==> flow/design.v <==
`timescale 1fs / 1fs
module row_col_cod #(
		     parameter WORD_W = 8,
		     parameter ROW_W = 4,  
			 parameter SIZE = (1<<ROW_W)
		     )
   (
    input 		  rst,
    input 		  en,
    input 		  clk,
    input [WORD_W-1:0] 	  word,
    output reg [SIZE-1:0] r_all_nxt, 
    output reg [SIZE-1:0] row_nxt,
    output reg [SIZE-1:0] col_nxt);
   integer 		  i;
   reg [WORD_W-ROW_W-1:0] 	  r_all_bin, col_bin;
   always @* begin
      r_all_nxt[SIZE-1] = 1'b1;
      r_all_bin = word>>ROW_W;  
      for(i = 0; i < SIZE ; i=i+1)begin
	 if( i < r_all_bin)
	   r_all_nxt[i] = 1'b0;
	 else
	   r_all_nxt[i] = 1'b1;
	 if(i == r_all_bin)
	   row_nxt[i] = 1'b1;
	 else
	   row_nxt[i] = 1'b0;
      end
      col_bin = (word<<ROW_W)>>ROW_W;  
      if(r_all_bin[0] == 0)
	for(i=0; i < SIZE; i = i+1)
	  if(i < col_bin)
	    col_nxt[i] = 1'b1;
	  else
	    col_nxt[i] = 1'b0;
      else
	for(i=(SIZE-1); i >= 0 ; i = i-1)
	  if(i >= (SIZE-col_bin))
	    col_nxt[i] = 1'b1;
	  else
	    col_nxt[i] = 1'b0;
   end
endmodule 
`timescale 1fs / 1fs
module row_col_cod_reg #(
		     parameter WORD_W = 8,
		     parameter ROW_W = 4,  
			 parameter SIZE = (1<<ROW_W)
		     )
   (
    input 		  rst,
    input 		  en,
    input 		  clk,
	input [SIZE-1:0] r_all_nxt, 
    input [SIZE-1:0] row_nxt,
    input [SIZE-1:0] col_nxt,
    output reg [SIZE-1:0] r_all, 
    output reg [SIZE-1:0] row,
    output reg [SIZE-1:0] col);
   always @ (posedge clk, posedge rst) begin 
      if(rst)begin
	 r_all <= 16'd0;
	   col <= 16'd0;
	   row <= 16'd0;
      end
      else if(en)begin
	 r_all <= r_all_nxt;
	 row <= row_nxt;
	 col <= col_nxt;
      end
   end 
endmodule
`timescale 1fs / 1fs
module row_col_cod_5x5 #(
		     parameter MAX = 25  
		     )
   (
    input 		  rst,
    input 		  en,
    input 		  clk,
    input [4:0] 	  word,
    output reg [4:0] r_all, 
    output reg [4:0] row,
    output reg [4:0] col);
    parameter SIZE = 3'd5;  
   integer 		  i;
   reg [4:0] 	  r_all_nxt, row_nxt, col_nxt;
   reg [2:0] 	  r_all_bin; 
   reg [2:0] 	  col_bin;
   always @* begin
	  r_all_nxt[4] = 1'b1;
      r_all_nxt[3:0] = r_all[3:0];
      row_nxt = row;
      r_all_bin = 3'd0;
      col_bin = 3'd0;
      col_nxt = col;
      if(word > MAX)
	 r_all_nxt = {SIZE{1'b1}};
      else begin
	 if(word <= 5'd5)begin
	   r_all_bin = 3'd0;
	   col_bin = word;
	 end
	 else
	   if(word <= 5'd10)begin
	      r_all_bin = 3'd1;
	      col_bin = word - 5'd5;
	   end
	   else
	     if(word <= 5'd15)begin
		r_all_bin = 3'd2;
		col_bin = word - 5'd10;
	     end
	     else
	       if(word <= 5'd20)begin
		  r_all_bin = 3'd3;
		  col_bin = word - 5'd15;
	       end
	       else begin
		  r_all_bin = 3'd4;
		  col_bin = word - 5'd20;
	       end
	 for(i = 0; i < SIZE ; i=i+1)begin
	    if( i < r_all_bin)
	      r_all_nxt[i] = 1'b0;
	    else
	      r_all_nxt[i] = 1'b1;
	    if(i == r_all_bin)
	      row_nxt[i] = 1'b1;
	    else
	      row_nxt[i] = 1'b0;
	 end
	 if(r_all_bin[0] == 0)
	   for(i=0; i < SIZE; i = i+1)
	     if(i < col_bin)
	       col_nxt[i] = 1'b1;
	     else
	       col_nxt[i] = 1'b0;
	 else
	   for(i=(SIZE-1); i >= 0 ; i = i-1)
	     if(i >= (SIZE-col_bin))
	       col_nxt[i] = 1'b1;
	     else
	       col_nxt[i] = 1'b0;
      end
   end
   always @ (posedge clk, posedge rst) begin 
      if(rst)begin
	 r_all <= 5'd0;
	 row <= 5'd0;
	 col <= 5'd0;
      end
      else if(en)begin
	 r_all <= r_all_nxt;
	 row <= row_nxt;
	 col <= col_nxt;
      end
   end 
endmodule  
`timescale 1fs / 1fs
module tdc_digital (
		    input 	  rst,
		    input 	  en,
		    input 	  clk,
		    input [6:0]  counter_in,
		    input [15:0] phase_in,
		    output [11:0] tdc_word);
   reg [6:0]				      counter;
   reg [15:0] 				      phase; 				      
   integer 				      i,j;
   always @ (posedge clk, posedge rst) begin 
      if(rst == 1'b1) begin
	 for (i=0; i<7; i=i+1) 
	   counter[i] <= 1'b0;
	 for (i=0; i<16; i=i+1) 
	   phase[i] <= 1'b0;
      end
      else if(en == 1'b1) begin
	 for (i=0; i<7; i=i+1) 
	   counter[i] <= counter_in[i];
	 for (i=0; i<16; i=i+1) 
	   phase[i] <= phase_in[i];
      end
   end 
   wire [6:0]			      counter_aux,counter_mod;
   reg [6:0] 			      counter_last;
   assign counter_aux = (phase[0] == 1) ? counter-1 : counter;
   assign counter_mod = counter_last - counter_aux;
   reg 				      edge_flag;
   reg  [4:0] 			      edge_index,edge_index_last;
   wire [4:0] 			      phase_shift;
   always @* begin
      edge_flag = 1'b0;
      edge_index = 5'd0;
      for (j=1; j<16; j = j+1) begin
	 if(phase[j-1]==1'b1 && phase[j]==1'b0) begin
	    edge_index = j-1'd1;
	    edge_flag = 1'b1;
	 end
	 if(phase[j-1]==1'b0 && phase[j]==1'b1) begin
	    edge_index = j-1'b1 + 5'd16;
	    edge_flag = 1'b1;
	 end
      end
      if(edge_flag == 1'b0)
	if(phase[5] == 1'b1)
	  edge_index = 5'd15;
	else
	  edge_index = 5'd31;
   end 
   assign tdc_word = (counter_mod<<5) + edge_index - edge_index_last;
   always @ (posedge clk, posedge rst)
     if(rst) begin
	counter_last <= 1'b0;
	edge_index_last <= 1'b0;
	end
     else if(en) begin
       counter_last <= counter_aux;
	edge_index_last <= edge_index;
     end	
endmodule
`timescale 1fs / 1fs
module adpll_ctr0(
    input 	      rst,
    input 	      en,
    input 	      clk,
    input [26-1:0] FCW,
    input [1:0]       adpll_mode,
    output reg 	      channel_lock,
    output 	      channel_sat,
    input 	      data_mod,
    output 	      dco_pd,
    output [4:0]      dco_c_l_rall,
    output [4:0]      dco_c_l_row,
    output [4:0]      dco_c_l_col,
    output [15:0]     dco_c_m_rall,
    output [15:0]     dco_c_m_row,
    output [15:0]     dco_c_m_col,
    output [15:0]     dco_c_s_rall,
    output [15:0]     dco_c_s_row,
    output [15:0]     dco_c_s_col,
    output 	      tdc_pd,
    output 	      tdc_pd_inj,
    input [6:0]       tdc_ripple_count,
    input [15:0]      tdc_phase,
    input [3:0]       alpha_l,
    input [3:0]       alpha_m,
    input [3:0]       alpha_s_rx,
    input [3:0]       alpha_s_tx,
    input [3:0]       beta,
    input [2:0]       lambda_rx,
    input [2:0]       lambda_tx,
    input [1:0]       iir_n_rx,
    input [1:0]       iir_n_tx, 
    input [4:0]       FCW_mod,
    input [4:0]       dco_c_l_word_test,
    input [7:0]       dco_c_m_word_test,
    input [7:0]       dco_c_s_word_test,
    input 	      dco_pd_test,
    input 	      tdc_pd_test,
    input 	      tdc_pd_inj_test		 
		 );
   wire signed [4:0]  dco_c_l_word;
   wire signed [7:0]  dco_c_m_word;
   wire signed [7:0]  dco_c_s_word;
   wire [11:0] 	      tdc_word;
   wire [15:0]     dco_c_m_rall_nxt;
   wire [15:0]     dco_c_m_row_nxt;
   wire [15:0]     dco_c_m_col_nxt;
   wire [15:0]     dco_c_s_rall_nxt;
   wire [15:0]     dco_c_s_row_nxt;
   wire [15:0]     dco_c_s_col_nxt;
   parameter IDLE = 5'b00001, PU = 5'b00010, C_L = 5'b00100, C_M = 5'b01000, C_S = 5'b10000;
   parameter  PD = 2'd0, TEST = 2'd1, RX = 2'd2, TX = 2'd3;
   reg [26-1:0] FCW_last;
   reg [1:0] 	   adpll_mode_last;
   reg [3:0] 	   alpha;
   reg [8:0] 	   time_count, time_count_nxt;
   reg 		   dco_pd_state, dco_pd_state_nxt;
   reg 		   tdc_pd_state, tdc_pd_state_nxt;
   reg 		   tdc_pd_inj_state, tdc_pd_inj_state_nxt;
   reg [4:0] 	   state_rx, state_rx_nxt;
   reg 		   rst_accum, rst_accum_nxt;
   reg 		   rst_lock_detect_nxt, rst_lock_detect;
   reg 		   en_lock_detect_nxt, en_lock_detect;
   reg 		   channel_lock_nxt;
   reg 		   en_integral, en_integral_nxt;
   reg 		   en_mod,en_mod_nxt;
   wire 	   rst_accum_all;
   wire        rst_lock_detect_all;
   wire signed [7:0] 		otw_int_round_sat;
   reg signed [4:0] 		otw_l_fixed, otw_l_fixed_nxt;
   reg signed [7:0] 		otw_m_fixed, otw_m_fixed_nxt;
   reg signed [7:0] 		otw_s_fixed, otw_s_fixed_nxt;
   wire signed [27-1:0] 	      ph_diff;
   wire signed [27-1:0] 	      ph_diff_accum;
   reg signed [27-1:0] 	ph_diff_accum_last;
   wire signed [27-1:0] 	ph_diff_mod;
   wire signed [27-1:0] 	freq_dev;
   wire signed [27-1:0] 	integral;
   wire signed [27-1:0] 	integral_beta;
   reg signed [27-1:0] 	integral_last;
   reg [1:0] 			iir_n;
   reg [2:0] 			lambda;
   wire signed [27-1:0] 	iir_out;
   wire signed [27-1:0] 	iir1_in, iir2_in, iir3_in;
   wire signed [27-1:0] 	iir1_out, iir2_out, iir3_out;
   reg signed [27-1:0] 	iir1_out_last, iir2_out_last, iir3_out_last;
   reg signed [27-1-14:0]      aux1, aux1_nxt, aux2, aux2_nxt;
   reg [4:0] 			      aux1_count, aux1_count_nxt, aux2_count, aux2_count_nxt;
   reg 				      lock_detect, lock_detect_nxt;
   reg signed [27-1-14:0]       lock_detect_word, lock_detect_word_nxt;
   row_col_cod_5x5 row_col_cod_l(
			    .rst(rst),
			    .en(en),
			    .clk(clk),
			    .word((dco_c_l_word[4]==0)?dco_c_l_word+5'd13:
				  dco_c_l_word-5'd19),
			    .r_all(dco_c_l_rall),
			    .row(dco_c_l_row),
			    .col(dco_c_l_col)
			    );
   row_col_cod row_col_cod_m(
			    .rst(rst),
			    .en(en),
			    .clk(clk),
			    .word({~dco_c_m_word[7],dco_c_m_word[6:0]}), 
			    .r_all_nxt(dco_c_m_rall_nxt),
			    .row_nxt(dco_c_m_row_nxt),
			    .col_nxt(dco_c_m_col_nxt)
			    );
   row_col_cod_reg row_col_cod_reg_m(
			    .rst(rst),
			    .en(en),
			    .clk(clk),
				.r_all_nxt(dco_c_m_rall_nxt),
			    .row_nxt(dco_c_m_row_nxt),
			    .col_nxt(dco_c_m_col_nxt),
			    .r_all(dco_c_m_rall),
			    .row(dco_c_m_row),
			    .col(dco_c_m_col)
			    );
   row_col_cod row_col_cod_s(
			    .rst(rst),
			    .en(en),
			    .clk(clk),
			    .word({~dco_c_s_word[7],dco_c_s_word[6:0]}),
			    .r_all_nxt(dco_c_s_rall_nxt),
			    .row_nxt(dco_c_s_row_nxt),
			    .col_nxt(dco_c_s_col_nxt)
			    );
   row_col_cod_reg row_col_cod_reg_s(
			    .rst(rst),
			    .en(en),
			    .clk(clk),
				.r_all_nxt(dco_c_s_rall_nxt),
			    .row_nxt(dco_c_s_row_nxt),
			    .col_nxt(dco_c_s_col_nxt),
			    .r_all(dco_c_s_rall),
			    .row(dco_c_s_row),
			    .col(dco_c_s_col)
			    );
   tdc_digital tdc_digital0(
			  .clk(clk),
			  .rst(rst),
			  .en(en),
			  .counter_in(tdc_ripple_count),
			  .phase_in(tdc_phase),
			  .tdc_word(tdc_word));
   assign dco_pd = (adpll_mode == TEST)? dco_pd_test : dco_pd_state;
   assign tdc_pd = (adpll_mode == TEST)? tdc_pd_test : tdc_pd_state;
   assign tdc_pd_inj = (adpll_mode == TEST)? tdc_pd_inj_test : tdc_pd_inj_state;
   assign ph_diff = FCW - {tdc_word,{{(14){1'b0}}}};
   assign freq_dev = (data_mod == 1'b1)? 
		     {{{(12+1){1'b0}}},FCW_mod,{{(14-5){1'b0}}}}:
		     ~{{{(12+1){1'b0}}},FCW_mod,{{(14-5){1'b0}}}}+1;
   assign ph_diff_mod = (en_mod==1'b0)? ph_diff: ph_diff + freq_dev;
   assign ph_diff_accum = ph_diff_accum_last + ph_diff_mod;
   assign rst_accum_all = rst | rst_accum;
   always @ (posedge clk, posedge rst_accum_all)
     if(rst_accum_all)
       ph_diff_accum_last <= 27'd0;
     else if(en)
       ph_diff_accum_last <= ph_diff_accum;
   assign integral = iir_out + integral_last;
   assign integral_beta = integral >>> beta;
   always @ (posedge clk, posedge rst_accum_all)
      if(rst_accum_all)
         integral_last <= 27'd0;
      else if(en&en_integral) 
	          integral_last <= integral;
   assign iir1_in = ph_diff_accum;
   assign iir1_out = (iir1_in>>>lambda)-(iir1_out_last>>>lambda)+iir1_out_last;
   assign iir2_in = iir1_out;
   assign iir2_out = (iir2_in>>>lambda)-(iir2_out_last>>>lambda)+iir2_out_last;
   assign iir3_in = iir2_out;
   assign iir3_out = (iir3_in>>>lambda)-(iir3_out_last>>>lambda)+iir3_out_last;
   assign iir_out = iir_n[1] ? (iir_n[0] ? iir3_out : iir2_out) :
		    (iir_n[0] ? iir1_out : iir1_in);
   always @ (posedge clk, posedge rst_accum_all )
     if(rst_accum_all) begin
	iir1_out_last <= 27'd0;
	iir2_out_last <= 27'd0;
	iir3_out_last <= 27'd0;
     end
     else if(en) begin
	iir1_out_last <= iir1_out;
	iir2_out_last <= iir2_out;
	iir3_out_last <= iir3_out;
     end 
   wire signed [27-1:0] 	ntw;
   wire signed [27-1:0] 	otw;
   wire [14-1:0] 		otw_frac;
   wire signed [27-1-14:0] otw_int;
   wire signed [27-1-14:0] otw_int_round; 
   assign ntw = (en_integral == 1'b1)? integral_beta + (iir_out >>> alpha) :
		iir_out >>> alpha;
   assign otw = (ntw << 7);
   assign otw_int = otw[27-1:14];
   assign otw_int_round = (otw[13]) ? otw_int + 1 : otw_int;
   assign otw_int_round_sat = (state_rx == C_L)? ((otw_int_round > 16'sd12 ) ? 8'sd12 :
   			      ((otw_int_round < -16'sd13 ) ? -8'sd13:otw_int_round )) : 
			      (otw_int_round > 16'sd127 ) ? 8'sd127 :
			      ((otw_int_round < -16'sd128 ) ? -8'sd128: otw_int_round); 
   assign dco_c_l_word = (adpll_mode == TEST)? dco_c_l_word_test :
			 (((state_rx == C_L) && ~rst_accum )? otw_int_round_sat :
			  otw_l_fixed);
   assign dco_c_m_word = (adpll_mode == TEST)? dco_c_m_word_test :
			 (((state_rx == C_M) && ~rst_accum )? otw_int_round_sat :
			 otw_m_fixed);
   assign dco_c_s_word = (adpll_mode == TEST)? dco_c_s_word_test :
			 (((state_rx == C_S) && ~rst_accum )? otw_int_round_sat :
			 otw_s_fixed);
   assign channel_sat = (dco_c_s_word == -8'sd128) || (dco_c_s_word == 8'sd127);
   always @ * begin
      state_rx_nxt = state_rx;
      otw_l_fixed_nxt = otw_l_fixed;
      otw_m_fixed_nxt = otw_m_fixed;
      otw_s_fixed_nxt = otw_s_fixed;
      time_count_nxt = time_count;
      dco_pd_state_nxt = dco_pd_state;
      tdc_pd_state_nxt = tdc_pd_state;
      tdc_pd_inj_state_nxt = tdc_pd_inj_state;  
      rst_accum_nxt = rst_accum;
      rst_lock_detect_nxt = rst_lock_detect;
      en_lock_detect_nxt = en_lock_detect;
      alpha = alpha_s_rx;
      channel_lock_nxt = channel_lock;
      en_integral_nxt = en_integral;
      lambda = lambda_rx;
      iir_n = 2'd0;
      en_mod_nxt = en_mod;
      if( (FCW != FCW_last) || (adpll_mode != adpll_mode_last))
	state_rx_nxt = IDLE;
      else
	case(state_rx)
	  IDLE:
	    begin
	       time_count_nxt = 9'd0;
	       otw_l_fixed_nxt = 5'sd0;
	       otw_m_fixed_nxt = 8'sd0;
	       otw_s_fixed_nxt = 8'sd0;
	       en_lock_detect_nxt = 1'b0;
	       rst_lock_detect_nxt = 1'b1;
	       channel_lock_nxt = 1'b0;
	       en_integral_nxt = 1'b0;
	       en_mod_nxt = 1'b0;
	       if(adpll_mode == PD) begin
		  dco_pd_state_nxt = 1'b1;
		  tdc_pd_state_nxt = 1'b1;
		  tdc_pd_inj_state_nxt = 1'b1;
	       end
	       if(adpll_mode == RX || adpll_mode == TX )
		 state_rx_nxt = PU;
	    end
	  PU: 
	    begin
	       time_count_nxt = time_count + 9'd1;
	       dco_pd_state_nxt = 1'b0;
	       case(time_count)
		 6'd16: tdc_pd_state_nxt = 1'b0;
		 6'd48: tdc_pd_inj_state_nxt = 1'b0;
		 7'd112:
		   begin 
		      state_rx_nxt = C_L;
		      rst_accum_nxt = 1'b1;
		      time_count_nxt = 9'd0; 
		   end
	       endcase
	    end 
	  C_L:  
	    begin
	       rst_accum_nxt = 1'b0;
	       rst_lock_detect_nxt = 1'b0;
	       alpha = alpha_l;
	       en_lock_detect_nxt = 1'b1;
	       if(lock_detect & (~rst_lock_detect))begin
		  otw_l_fixed_nxt = lock_detect_word;	      
		  state_rx_nxt = C_M;
		  rst_accum_nxt = 1'b1;
		  rst_lock_detect_nxt = 1'b1;
	       end
	    end 
	  C_M:  
	    begin
	       rst_accum_nxt = 1'b0;
	       alpha = alpha_m;
	       rst_lock_detect_nxt = 1'b0;
	       if(lock_detect & (~rst_lock_detect))begin		  
		  otw_m_fixed_nxt = lock_detect_word;  
		  state_rx_nxt = C_S;
		  rst_accum_nxt = 1'b1;
		  en_lock_detect_nxt = 1'b0;
	       end
	    end 
	  C_S:  
	    begin 
	       case(adpll_mode)
		 RX: 
		   begin
		      rst_accum_nxt = 1'b0;
		      alpha = alpha_s_rx;
		      iir_n = iir_n_rx;
		      lambda = lambda_rx;
		      time_count_nxt = time_count + 9'd1;
		      if(beta > 4'd0)
			en_integral_nxt = 1'b1;
		      case(time_count)
			9'd480: channel_lock_nxt = 1'b1;   
		      endcase 
		   end 
		 TX:
		   begin
		      rst_accum_nxt = 1'b0;
		      alpha = alpha_s_tx;
		      iir_n = iir_n_tx;
		      lambda = lambda_tx;
		      time_count_nxt = time_count + 9'd1;
		      case(time_count)
			9'd480: channel_lock_nxt = 1'b1;   
		      endcase
		      if(channel_lock == 1'b1) 
			en_mod_nxt = 1'b1;
		   end	 
	       endcase
	    end
	endcase  
   end
   always @ (posedge clk, posedge rst)
     if(rst)begin
	state_rx <= IDLE;
	time_count <= 9'd0;
	dco_pd_state <= 1'b1;
	tdc_pd_state <= 1'b1;
	tdc_pd_inj_state <= 1'b1;
	rst_accum <= 1'b0;
	otw_l_fixed <= 5'sd0;
	otw_m_fixed <= 8'sd0;
	otw_s_fixed <= 8'sd0;
	en_lock_detect <= 1'b0;
	rst_lock_detect <= 1'b0;
	channel_lock <= 1'b0;
	en_integral <= 1'b0;
	en_mod <= 1'b0;
	FCW_last <= 26'd0;
	adpll_mode_last <= 2'd0;
     end
     else if(en)begin
	state_rx <= state_rx_nxt;
	time_count <= time_count_nxt;
	dco_pd_state <= dco_pd_state_nxt;
	tdc_pd_state <= tdc_pd_state_nxt;
	tdc_pd_inj_state <= tdc_pd_inj_state_nxt;
   	rst_accum <= rst_accum_nxt;
	otw_l_fixed <= otw_l_fixed_nxt;
	otw_m_fixed <= otw_m_fixed_nxt;
	otw_s_fixed <= otw_s_fixed_nxt;
	en_lock_detect <= en_lock_detect_nxt;
	rst_lock_detect <= rst_lock_detect_nxt ;
	channel_lock <= channel_lock_nxt;
	en_integral <= en_integral_nxt;
	en_mod <= en_mod_nxt;
	FCW_last <= FCW;
	adpll_mode_last <= adpll_mode;
     end 
   always @ * begin
      aux1_nxt = aux1;
      aux2_nxt = aux2;
      aux1_count_nxt = aux1_count;
      aux2_count_nxt = aux2_count;
      lock_detect_nxt = lock_detect;
      lock_detect_word_nxt = lock_detect_word;
      if(otw_int_round_sat == aux1) begin
	 aux1_count_nxt = aux1_count_nxt + 4'd1;
	 if(aux1_count_nxt == 4'd15 || (state_rx == C_L && aux1_count_nxt == 5'd8 )  )begin
	    lock_detect_nxt = 1'b1;
	    lock_detect_word_nxt = aux1;
	 end
      end
      else 
	if(otw_int_round_sat == aux2) begin
	   aux2_count_nxt = aux2_count_nxt + 4'd1;
	   if(aux2_count_nxt == 4'd15 || (state_rx == C_L && aux1_count_nxt == 5'd8 ) )begin
	      lock_detect_nxt = 1'b1;
	      lock_detect_word_nxt = aux2;   
	   end	   
	end
	else begin
	   aux1_nxt = otw_int_round;
	   aux1_count_nxt = 4'd1;
	   aux2_nxt = aux1;
	   aux2_count_nxt = aux1_count;
	end 
   end 
   assign rst_lock_detect_all  = rst|rst_lock_detect;
   always @ (posedge clk, posedge rst_lock_detect_all)
     if(rst_lock_detect_all)begin
	aux1 <= {(27-14){1'b1}};
     aux2 <= {(27-14){1'b1}};
     aux1_count <=4'h0;
     aux2_count <= 4'h0;
     lock_detect <= 1'b0;
     lock_detect_word <= {(27-14){1'b1}};
  end
     else if(en & en_lock_detect)begin
	aux1 <= aux1_nxt;
	aux2 <= aux2_nxt;
	aux1_count <= aux1_count_nxt;
	aux2_count <= aux2_count_nxt;
	lock_detect <= lock_detect_nxt;
	lock_detect_word <= lock_detect_word_nxt;
     end
endmodule 
`timescale 1fs / 1fs
module adpll_ctr
   (
    input                     rst,
    input                     clk,
    input                     valid,
    input [5-1:0] address,
    input [26-1:0] wdata,
    input                     wstrb,
    output [1:0]              rdata,
    output reg                ready,
    input                     data_mod,  
    output                    dco_pd,
    output reg [1:0]          dco_osc_gain,
    output [4:0]              dco_c_l_rall,
    output [4:0]              dco_c_l_row,
    output [4:0]              dco_c_l_col,
    output [15:0]             dco_c_m_rall,
    output [15:0]             dco_c_m_row,
    output [15:0]             dco_c_m_col,
    output [15:0]             dco_c_s_rall,
    output [15:0]             dco_c_s_row,
    output [15:0]             dco_c_s_col,
    output                    tdc_pd,
    output                    tdc_pd_inj,
    output reg [2:0]          tdc_ctr_freq,
    input [6:0]               tdc_ripple_count,
    input [15:0]              tdc_phase
    );
   always @(posedge clk, posedge rst) begin
     if (rst)
       ready <= 1'b0;
     else
       ready <= valid;
   end
   reg                        rst_soft;
   reg [26-1:0]            FCW;
   reg [1:0]                  adpll_mode;
   reg                        en;
   reg [3:0]                  alpha_l;
   reg [3:0]                  alpha_m;
   reg [3:0]                  alpha_s_rx;
   reg [3:0]                  alpha_s_tx;
   reg [3:0]                  beta;
   reg [2:0]                  lambda_rx;
   reg [2:0]                  lambda_tx;
   reg [1:0]                  iir_n_rx;
   reg [1:0]                  iir_n_tx;
   reg [4:0]                  FCW_mod;
   reg signed [4:0]           dco_c_l_word_test;
   reg signed [7:0]           dco_c_m_word_test;
   reg signed [7:0]           dco_c_s_word_test;
   reg                        dco_pd_test;
   reg                        tdc_pd_test;
   reg                        tdc_pd_inj_test;
   wire                       rst_int;
   assign rst_int = rst | rst_soft;
   wire                       channel_lock;
   wire                       channel_sat;
   assign rdata = (address == (5'd0))? {{1'b0}, channel_lock}:
                  (address == (5'd23))? {{1'b0}, channel_sat}:
                  {2'b11};
   always @ (posedge clk, posedge rst) begin
     if (rst) begin
        rst_soft <= 1'b0;
        FCW <= 26'h2620000;  
        adpll_mode <= 2'b0;
        en <= 1'b0;
        alpha_l <= 4'd14;
        alpha_m <= 4'd8;
        alpha_s_rx <= 4'd7;
        alpha_s_tx <= 4'd4;
        beta <= 4'd0;
        lambda_rx <= 3'd2;
        lambda_tx <= 3'd2;
        iir_n_rx <= 2'd3;
        iir_n_tx <= 2'd2;
        FCW_mod <= 5'b01001;  
        dco_c_l_word_test <= 5'sd0;
        dco_c_m_word_test <= 8'sd0;
        dco_c_s_word_test <= 8'sd0;
        dco_pd_test <= 1'b1;
        tdc_pd_test <= 1'b1;
        tdc_pd_inj_test <= 1'b1;
        tdc_ctr_freq <= 3'b100;
        dco_osc_gain <= 2'b10;
     end else if (valid & wstrb) begin
        case (address)
          (5'd1): rst_soft <= wdata[0];
          (5'd2): FCW <= wdata[26-1:0];
          (5'd3): adpll_mode <= wdata[1:0];
          (5'd4): en <= wdata[0];
          (5'd5): alpha_l <= wdata[3:0];
          (5'd6): alpha_m <= wdata[3:0];
          (5'd7): alpha_s_rx <= wdata[3:0];
          (5'd8): alpha_s_tx <= wdata[3:0];
          (5'd9): beta <= wdata[3:0];
          (5'd10): lambda_rx <= wdata[2:0];
          (5'd11): lambda_tx <= wdata[2:0];
          (5'd12): iir_n_rx <= wdata[1:0];
          (5'd13): iir_n_tx <= wdata[1:0];
          (5'd14): FCW_mod <= wdata[4:0];
          (5'd15): dco_c_l_word_test <= wdata[4:0];
          (5'd16): dco_c_m_word_test <= wdata[7:0];
          (5'd17): dco_c_s_word_test <= wdata[7:0];
          (5'd18): dco_pd_test <= wdata[0];
          (5'd19): tdc_pd_test <= wdata[0];
          (5'd20): tdc_pd_inj_test <= wdata[0];
          (5'd21): tdc_ctr_freq <= wdata[2:0];
          (5'd22): dco_osc_gain <= wdata[1:0];
          default:;
        endcase
     end
   end
   adpll_ctr0 adpll_ctr0
     (
	  .clk               (clk),
	  .rst               (rst_int),
	  .en                (en),
	  .FCW               (FCW[26-1:0]),
	  .adpll_mode        (adpll_mode[1:0]),
	  .data_mod          (data_mod),
	  .tdc_ripple_count  (tdc_ripple_count[6:0]),
	  .tdc_phase         (tdc_phase[15:0]),
	  .alpha_l           (alpha_l[3:0]),
	  .alpha_m           (alpha_m[3:0]),
	  .alpha_s_rx        (alpha_s_rx[3:0]),
	  .alpha_s_tx        (alpha_s_tx[3:0]),
	  .beta              (beta[3:0]),
	  .lambda_rx         (lambda_rx[2:0]),
	  .lambda_tx         (lambda_tx[2:0]),
	  .iir_n_rx          (iir_n_rx[1:0]),
	  .iir_n_tx          (iir_n_tx[1:0]),
	  .FCW_mod           (FCW_mod[4:0]),
	  .dco_c_l_word_test (dco_c_l_word_test[4:0]),
	  .dco_c_m_word_test (dco_c_m_word_test[7:0]),
	  .dco_c_s_word_test (dco_c_s_word_test[7:0]),
	  .dco_pd_test       (dco_pd_test),
	  .tdc_pd_test       (tdc_pd_test),
	  .tdc_pd_inj_test   (tdc_pd_inj_test),
	  .channel_lock      (channel_lock),
	  .channel_sat       (channel_sat),
	  .dco_pd            (dco_pd),
	  .dco_c_l_rall      (dco_c_l_rall[4:0]),
	  .dco_c_l_row       (dco_c_l_row[4:0]),
	  .dco_c_l_col       (dco_c_l_col[4:0]),
	  .dco_c_m_rall      (dco_c_m_rall[15:0]),
	  .dco_c_m_row       (dco_c_m_row[15:0]),
	  .dco_c_m_col       (dco_c_m_col[15:0]),
	  .dco_c_s_rall      (dco_c_s_rall[15:0]),
	  .dco_c_s_row       (dco_c_s_row[15:0]),
	  .dco_c_s_col       (dco_c_s_col[15:0]),
	  .tdc_pd            (tdc_pd),
	  .tdc_pd_inj        (tdc_pd_inj)
      );
endmodule
Wiki page: adpll_ctr / tool data

* From RTL to reports: adpll_ctr
Module adpll_ctr before and after one edit of its RTL, step after step. "original" refers to lines of the RTL above, "edited" to lines of the edited file. "change" is "edited" less "original", of the values as shown; "rel. change" is that difference over "original", in percent. Operators: Yosys type, input widths -> output width; for muxes data width and select width s. Cell names lack the library's common part. A cell with n/a has no value.
Inputs: design top adpll_ctr, clock clk, standard-cell library sky130hd, library corner tt_025C_1v80

* Diff
The edit as a unified diff against the file above. The edited RTL no longer does the same as the RTL above: the edit was made by script, with no optimisation intended.
begin of diff
@@ -210,5 +210,5 @@
 	  edge_index = 5'd31;
    end 
-   assign tdc_word = (counter_mod<<5) + edge_index - edge_index_last;
+   assign tdc_word = (counter_mod<<5) - edge_index - edge_index_last;
    always @ (posedge clk, posedge rst)
      if(rst) begin
end of diff

* Word-level counts
Yosys after proc, flatten, opt, wreduce and memory -nomap, before mapping. Memory bits, and registers merged into a memory's read port (data or address), are not among the register bits. Print and check cells are not counted. Equal cells are merged and count once.
Word-level totals:
- bits in registers | original 485, edited 485, change 0, rel. change 0.00%
- word-level cells | original 807, edited 807, change 0, rel. change 0.00%
- output and inout bits | original 122, edited 122, change 0, rel. change 0.00%
Operators by class:
- equal/unequal tests | original 97, edited 97, change 0, rel. change 0.00%
- order comparisons | original 121, edited 121, change 0, rel. change 0.00%
- add/sub/neg operators | original 29, edited 29, change 0, rel. change 0.00%
- shift-type cells | original 8, edited 8, change 0, rel. change 0.00%
- muxes and demuxes | original 340, edited 340, change 0, rel. change 0.00%
- bitwise operators | original 32, edited 32, change 0, rel. change 0.00%
- reduce/logical cells | original 97, edited 97, change 0, rel. change 0.00%
Operators with widths:
- $add 12x5->12 | original 1, edited 0, change -1, rel. change -100.00%
- $sub 12x5->12 | original 1, edited 2, change +1, rel. change +100.00%
Unchanged operator kinds not shown: 103.

* Depth
Depth = most cells in a row (Yosys ltp): at word level without a register or memory, in the mapped netlist without a sequential cell, where the memories' decode and read muxes count.
Depth:
- word-level depth | original 74, edited 74, change 0, rel. change 0.00%
- ABC_AREA | original 0, edited 0
- mapped depth | original 133, edited 138, change +5, rel. change +3.76%
- mapped depth without buffers | original 129, edited 135, change +6, rel. change +4.65%

* Mapped cells and area
Yosys stat after the flow's synthesis: flattened, memories mapped to cells. It holds for the ABC_AREA given above (unset counts as 0); a run with the other value may have another netlist.
Synthesis totals:
- flip-flop cells | original 482, edited 482, change 0, rel. change 0.00%
- buffer cells | original 316, edited 293, change -23, rel. change -7.28%
- chip area (Yosys) (um^2) | original 45844.0, edited 45716.3, change -127.7, rel. change -0.28%
- mapped cells | original 5653, edited 5634, change -19, rel. change -0.34%
- sequential part of the area (um^2) | original 12139.1, edited 12139.1, change 0.0, rel. change 0.00%
Cells by type:
- nand2_1 | original 691, edited 718, change +27, rel. change +3.91%
- a31oi_1 | original 55, edited 75, change +20, rel. change +36.36%
- buf_2 | original 37, edited 18, change -19, rel. change -51.35%
- a211o_1 | original 17, edited 33, change +16, rel. change +94.12%
- a21oi_1 | original 424, edited 409, change -15, rel. change -3.54%
- a211oi_1 | original 95, edited 81, change -14, rel. change -14.74%
- clkbuf_1 | original 238, edited 226, change -12, rel. change -5.04%
- and2_1 | original 48, edited 36, change -12, rel. change -25.00%
- a22oi_1 | original 21, edited 33, change +12, rel. change +57.14%
- o21a_1 | original 56, edited 45, change -11, rel. change -19.64%
- nand2b_1 | original 41, edited 52, change +11, rel. change +26.83%
- nor2_1 | original 482, edited 492, change +10, rel. change +2.07%
- xnor2_1 | original 136, edited 126, change -10, rel. change -7.35%
- o21ai_1 | original 25, edited 15, change -10, rel. change -40.00%
- buf_1 | original 30, edited 39, change +9, rel. change +30.00%
- o22a_1 | original 18, edited 9, change -9, rel. change -50.00%
- mux2_4 | original 9, edited 0, change -9, rel. change -100.00%
- o21ai_0 | original 399, edited 407, change +8, rel. change +2.01%
Unchanged cell types not shown: 16. The list need not be complete. By module: a second synthesis without flattening, with its own total; a netlist apart from the flattened one above.
Unflattened totals:
- cell total of the unflattened synthesis | original 5366, edited 5555, change +189, rel. change +3.52%
- area total of the unflattened synthesis (um^2) | original 45931.6, edited 47151.5, change +1219.9, rel. change +2.66%
Rows give one instance, submodules left out.
Modules, original:
- adpll_ctr0 | times used 1, area 33263.2 um^2, cells 4281
- adpll_ctr | times used 1, area 3892.5 um^2, cells 245
- row_col_cod_reg | times used 2, area 1864.3 um^2, cells 102
- tdc_digital | times used 1, area 2423.6 um^2, cells 265
- row_col_cod | times used 2, area 706.9 um^2, cells 118
- row_col_cod_5x5 | times used 1, area 1209.9 um^2, cells 135
Modules, edited:
- adpll_ctr0 | times used 1, area 34346.7 um^2, cells 4455
- adpll_ctr | times used 1, area 3892.5 um^2, cells 245
- row_col_cod_reg | times used 2, area 1864.3 um^2, cells 102
- tdc_digital | times used 1, area 2478.6 um^2, cells 270
- row_col_cod | times used 2, area 726.9 um^2, cells 121
- row_col_cod_5x5 | times used 1, area 1251.2 um^2, cells 139

* Timing after synthesis
OpenSTA on the mapped netlist: ideal clock, no wires. The path of least setup slack (recovery checks aside). Input and output delay are each 20% of the period. Register names are those of the netlist, which keeps one name where synthesis merged equal registers.
Path post-synthesis:
- path type | original input to output, edited input to output
- from | original in data_mod, edited in data_mod
- to | original out rdata[0], edited out rdata[0]
- required time (ns) | original 32.000, edited 32.000, change 0.000, rel. change 0.00%
- clock period (ns) | original 40.0, edited 40.0, change 0.0, rel. change 0.00%
- input delay (ns) | original 8.000, edited 8.000, change 0.000, rel. change 0.00%
- output delay (ns) | original 8.000, edited 8.000, change 0.000, rel. change 0.00%
- arrival (ns) | original 27.742, edited 28.371, change +0.629, rel. change +2.27%
- driving pins on the path | original 100, edited 105, change +5, rel. change +5.00%
- setup slack (ns) | original 4.258, edited 3.629, change -0.629
- delay of the path (ns) | original 19.742, edited 20.371, change +0.629, rel. change +3.19%
- synthesis period reached (ns) | original 35.742, edited 36.371, change +0.629, rel. change +1.76%
"delay of the path" is the arrival time less input delay plus setup time. A path that ends at an output port has no setup time. "driving pins on the path": output pins that drive a net of the path, with the launching flip-flop's if there is one; two outputs of one cell count as two. "synthesis period reached" is the clock period less the worst setup slack; recovery checks do not enter. This is arithmetic on one report: input and output delays are still those of the set period (20% each). Between the ends stands the longest chain of elaborated cells between them, by number of cells; it is not shown to be the way that was timed. Of several equally long chains one is given. Each line given opens the expression or statement behind the cell; cells for indexed reads and writes are added by Yosys, which also makes memories of some case tables.
Between the ends, post-synthesis, original: cells stage by stage clkbuf_1 -> mux2_2 -> inv_1 -> fa_1 -> nor2b_1 -> o21ai_0 -> nand2b_1 -> a21o_1 -> a21o_1 -> a21o_1 -> a21o_1 -> a21o_1 -> a21o_1 -> a21o_1 -> a21o_1 -> a21o_1 -> a21o_1 -> xnor2_1 -> [64 not listed] -> a21o_1 -> a21o_1 -> a21o_1 -> a31oi_1 -> xnor2_1 -> a32oi_2 -> or4b_4 -> nor4_4 -> xnor2_1 -> buf_6 -> o21ai_0 -> a21oi_1 -> a22oi_1 -> or2_2 -> nor3_1 -> a31o_2 -> o22ai_1 -> nand2b_1, cells in the longest elaborated chain 31, elaborated cells between the ends (all ways) 39, those cells by class add/sub (11); compare (4); eq/ne (2); shift (5); mux (16); reduce/logical (1)
Ends and longest elaborated chain, post-synthesis, original:
- start: declaration | RTL line 646 | input                     data_mod,
- $mux 27 | RTL line 375 | assign freq_dev = (data_mod == 1'b1)?
- $add 27x27->27 | RTL line 378 | assign ph_diff_mod = (en_mod==1'b0)? ph_diff: ph_diff + freq_dev;
- $mux 27 | RTL line 378
- $add 27x27->27 | RTL line 379 | assign ph_diff_accum = ph_diff_accum_last + ph_diff_mod;
- $sshr 27x3->27 | RTL line 394 | assign iir1_out = (iir1_in>>>lambda)-(iir1_out_last>>>lambda)+iir1_out_last;
- $sub 27x27->27 | RTL line 394
- $add 27x27->27 | RTL line 394
- [17 not listed]
- $mux 8 | RTL line 422 | assign otw_int_round_sat = (state_rx == C_L)? ((otw_int_round > 16'sd12 ) ? 8'sd12 :
- $mux 8 | RTL line 433 | (((state_rx == C_S) && ~rst_accum )? otw_int_round_sat :
- $mux 8 | RTL line 432 | assign dco_c_s_word = (adpll_mode == TEST)? dco_c_s_word_test :
- $eq 8x8->1 | RTL line 435 | assign channel_sat = (dco_c_s_word == -8'sd128) || (dco_c_s_word == 8'sd127);
- $logic_or 1x1->1 | RTL line 435
- $mux 2 | RTL line 695 | (address == (5'd23))? {{1'b0}, channel_sat}:
- $mux 2 | RTL line 694 | assign rdata = (address == (5'd0))? {{1'b0}, channel_lock}:
- end: declaration | RTL line 644 | output [1:0]              rdata,
Between the ends, post-synthesis, edited: cells stage by stage clkbuf_1 -> mux2_2 -> inv_1 -> fa_1 -> inv_1 -> a21oi_1 -> o21bai_1 -> a21o_1 -> a21o_1 -> a21o_1 -> a21o_1 -> a21o_1 -> a21o_1 -> a21o_1 -> a21o_1 -> a21o_1 -> a21o_1 -> xor2_1 -> [69 not listed] -> o21ai_0 -> o21ai_0 -> a22o_1 -> a2111oi_2 -> nor3b_1 -> a311oi_1 -> nor2_1 -> clkbuf_1 -> o41a_1 -> o21ai_0 -> a211oi_1 -> a21oi_1 -> ha_1 -> clkbuf_1 -> and3_1 -> a32o_1 -> nand2_1 -> nand3b_1, cells in the longest elaborated chain 31, elaborated cells between the ends (all ways) 39, those cells by class add/sub (11); compare (4); eq/ne (2); shift (5); mux (16); reduce/logical (1)
Ends and longest elaborated chain, post-synthesis, edited:
- start: declaration | RTL line 646 | input                     data_mod,
- $mux 27 | RTL line 375 | assign freq_dev = (data_mod == 1'b1)?
- $add 27x27->27 | RTL line 378 | assign ph_diff_mod = (en_mod==1'b0)? ph_diff: ph_diff + freq_dev;
- $mux 27 | RTL line 378
- $add 27x27->27 | RTL line 379 | assign ph_diff_accum = ph_diff_accum_last + ph_diff_mod;
- $sshr 27x3->27 | RTL line 394 | assign iir1_out = (iir1_in>>>lambda)-(iir1_out_last>>>lambda)+iir1_out_last;
- $sub 27x27->27 | RTL line 394
- $add 27x27->27 | RTL line 394
- [17 not listed]
- $mux 8 | RTL line 422 | assign otw_int_round_sat = (state_rx == C_L)? ((otw_int_round > 16'sd12 ) ? 8'sd12 :
- $mux 8 | RTL line 433 | (((state_rx == C_S) && ~rst_accum )? otw_int_round_sat :
- $mux 8 | RTL line 432 | assign dco_c_s_word = (adpll_mode == TEST)? dco_c_s_word_test :
- $eq 8x8->1 | RTL line 435 | assign channel_sat = (dco_c_s_word == -8'sd128) || (dco_c_s_word == 8'sd127);
- $logic_or 1x1->1 | RTL line 435
- $mux 2 | RTL line 695 | (address == (5'd23))? {{1'b0}, channel_sat}:
- $mux 2 | RTL line 694 | assign rdata = (address == (5'd0))? {{1'b0}, channel_lock}:
- end: declaration | RTL line 644 | output [1:0]              rdata,

* Worst path after layout
Path of least setup slack in the final report of each run of pair 1 (OpenROAD, finished layout, wires in). Where an end is a register, its clock arrival counts in the times.
Path post-layout:
- path type | original input to output, edited input to output
- from | original in data_mod, edited in data_mod
- to | original out rdata[0], edited out rdata[0]
- output delay (ns) | original 7.86, edited 7.86, change 0.00, rel. change 0.00%
- driving pins on the path | original 104, edited 106, change +2, rel. change +1.92%
- input delay (ns) | original 7.86, edited 7.86, change 0.00, rel. change 0.00%
- required time (ns) | original 31.44, edited 31.44, change 0.00, rel. change 0.00%
- clock period (ns) | original 39.3, edited 39.3, change 0.0, rel. change 0.00%
- setup slack (ns) | original 1.21, edited 1.37, change +0.16
- arrival (ns) | original 30.23, edited 30.07, change -0.16, rel. change -0.53%
Between the ends stands the longest chain of elaborated cells between them, by number of cells; it is not shown to be the way that was timed. Of several equally long chains one is given.
Between the ends, post-layout, original: cells stage by stage dlymetal6s2s_1 -> mux2_2 -> inv_1 -> fa_1 -> nor2b_1 -> o21ai_0 -> nand2b_1 -> a21o_1 -> a21o_1 -> a21o_1 -> a21o_1 -> a21o_1 -> a21o_1 -> a21o_1 -> a21o_1 -> a21o_1 -> a21o_1 -> xnor2_1 -> [68 not listed] -> a31oi_1 -> nor2_1 -> a31oi_1 -> o32ai_1 -> mux2_2 -> a32oi_2 -> or4b_4 -> nor4_4 -> xnor2_4 -> o21ai_0 -> a21oi_2 -> a22oi_1 -> or2_2 -> nor3_1 -> a31o_2 -> o22ai_1 -> nand2b_1 -> clkdlybuf4s50_1, cells in the longest elaborated chain 31, elaborated cells between the ends (all ways) 39, those cells by class add/sub (11); compare (4); eq/ne (2); shift (5); mux (16); reduce/logical (1)
Ends and longest elaborated chain, post-layout, original:
- start: declaration | RTL line 646 | input                     data_mod,
- $mux 27 | RTL line 375 | assign freq_dev = (data_mod == 1'b1)?
- $add 27x27->27 | RTL line 378 | assign ph_diff_mod = (en_mod==1'b0)? ph_diff: ph_diff + freq_dev;
- $mux 27 | RTL line 378
- $add 27x27->27 | RTL line 379 | assign ph_diff_accum = ph_diff_accum_last + ph_diff_mod;
- $sshr 27x3->27 | RTL line 394 | assign iir1_out = (iir1_in>>>lambda)-(iir1_out_last>>>lambda)+iir1_out_last;
- $sub 27x27->27 | RTL line 394
- $add 27x27->27 | RTL line 394
- [17 not listed]
- $mux 8 | RTL line 422 | assign otw_int_round_sat = (state_rx == C_L)? ((otw_int_round > 16'sd12 ) ? 8'sd12 :
- $mux 8 | RTL line 433 | (((state_rx == C_S) && ~rst_accum )? otw_int_round_sat :
- $mux 8 | RTL line 432 | assign dco_c_s_word = (adpll_mode == TEST)? dco_c_s_word_test :
- $eq 8x8->1 | RTL line 435 | assign channel_sat = (dco_c_s_word == -8'sd128) || (dco_c_s_word == 8'sd127);
- $logic_or 1x1->1 | RTL line 435
- $mux 2 | RTL line 695 | (address == (5'd23))? {{1'b0}, channel_sat}:
- $mux 2 | RTL line 694 | assign rdata = (address == (5'd0))? {{1'b0}, channel_lock}:
- end: declaration | RTL line 644 | output [1:0]              rdata,
Between the ends, post-layout, edited: cells stage by stage dlymetal6s2s_1 -> mux2_2 -> inv_1 -> fa_1 -> inv_1 -> a21oi_1 -> o21bai_1 -> a21o_1 -> a21o_1 -> a21o_1 -> a21o_1 -> a21o_1 -> a21o_1 -> a21o_1 -> a21o_1 -> a21o_1 -> a21o_1 -> xor2_1 -> [70 not listed] -> o21ai_0 -> a22o_1 -> a2111oi_2 -> buf_4 -> o21ai_0 -> a2bb2oi_1 -> o22ai_1 -> nand2_1 -> o41a_1 -> buf_4 -> o21ai_0 -> and2_1 -> a22oi_1 -> and3_1 -> a32o_1 -> nand2_1 -> nand3b_1 -> clkdlybuf4s50_1, cells in the longest elaborated chain 31, elaborated cells between the ends (all ways) 39, those cells by class add/sub (11); compare (4); eq/ne (2); shift (5); mux (16); reduce/logical (1)
Ends and longest elaborated chain, post-layout, edited:
- start: declaration | RTL line 646 | input                     data_mod,
- $mux 27 | RTL line 375 | assign freq_dev = (data_mod == 1'b1)?
- $add 27x27->27 | RTL line 378 | assign ph_diff_mod = (en_mod==1'b0)? ph_diff: ph_diff + freq_dev;
- $mux 27 | RTL line 378
- $add 27x27->27 | RTL line 379 | assign ph_diff_accum = ph_diff_accum_last + ph_diff_mod;
- $sshr 27x3->27 | RTL line 394 | assign iir1_out = (iir1_in>>>lambda)-(iir1_out_last>>>lambda)+iir1_out_last;
- $sub 27x27->27 | RTL line 394
- $add 27x27->27 | RTL line 394
- [17 not listed]
- $mux 8 | RTL line 422 | assign otw_int_round_sat = (state_rx == C_L)? ((otw_int_round > 16'sd12 ) ? 8'sd12 :
- $mux 8 | RTL line 433 | (((state_rx == C_S) && ~rst_accum )? otw_int_round_sat :
- $mux 8 | RTL line 432 | assign dco_c_s_word = (adpll_mode == TEST)? dco_c_s_word_test :
- $eq 8x8->1 | RTL line 435 | assign channel_sat = (dco_c_s_word == -8'sd128) || (dco_c_s_word == 8'sd127);
- $logic_or 1x1->1 | RTL line 435
- $mux 2 | RTL line 695 | (address == (5'd23))? {{1'b0}, channel_sat}:
- $mux 2 | RTL line 694 | assign rdata = (address == (5'd0))? {{1'b0}, channel_lock}:
- end: declaration | RTL line 644 | output [1:0]              rdata,

* Flow runs
Both versions went through the flow (Yosys, OpenROAD) with the same settings in each pair. Constraints: input delay and output delay 20% of the set period each, output load 0.01 pF.
Settings, pair 1: CORE_UTILIZATION 40, PLACE_DENSITY 0.6, period_ns 39.3, CAP_MARGIN 20, CORE_MARGIN 2, SLEW_MARGIN 20
Final reports, pair 1:
- final design utilization (%) | original 45.6, edited 46.4, change +0.8
- final setup TNS (ns) | original 0.000, edited 0.000, change 0.000
- synthesized cell area (um^2) | original 45844.0, edited 45716.3, change -127.7, rel. change -0.28%
- reached clock period (ns) | original 38.088, edited 37.929, change -0.159, rel. change -0.42%
- worst setup slack after layout (ns) | original 1.212, edited 1.371, change +0.159
- full die area (um^2) | original 117334.0, edited 117012.0, change -322.0, rel. change -0.27%
Settings, pair 2: CELL_PAD_IN_SITES_GLOBAL_PLACEMENT 0, CORE_UTILIZATION 56, GPL_ROUTABILITY_DRIVEN 1, GPL_TIMING_DRIVEN 0, PLACE_DENSITY 0.37, SETUP_SLACK_MARGIN -2.0, SLEW_MARGIN 30, TNS_END_PERCENT 55, period_ns 34.9, CAP_MARGIN 20, CORE_MARGIN 2
Final reports, pair 2:
- final design utilization (%) | original 66.1, edited 67.9, change +1.8
- final setup TNS (ns) | original -2.447, edited -2.061, change +0.386
- synthesized cell area (um^2) | original 45844.0, edited 45716.3, change -127.7, rel. change -0.28%
- reached clock period (ns) | original 37.347, edited 36.961, change -0.386, rel. change -1.03%
- worst setup slack after layout (ns) | original -2.447, edited -2.061, change +0.386
- full die area (um^2) | original 84169.6, edited 83937.7, change -231.9, rel. change -0.28%
"reached clock period": clock period set for the run, less the worst setup slack. It is reckoned from that one timing run; input and output delays stay at 20% of the period that was set.
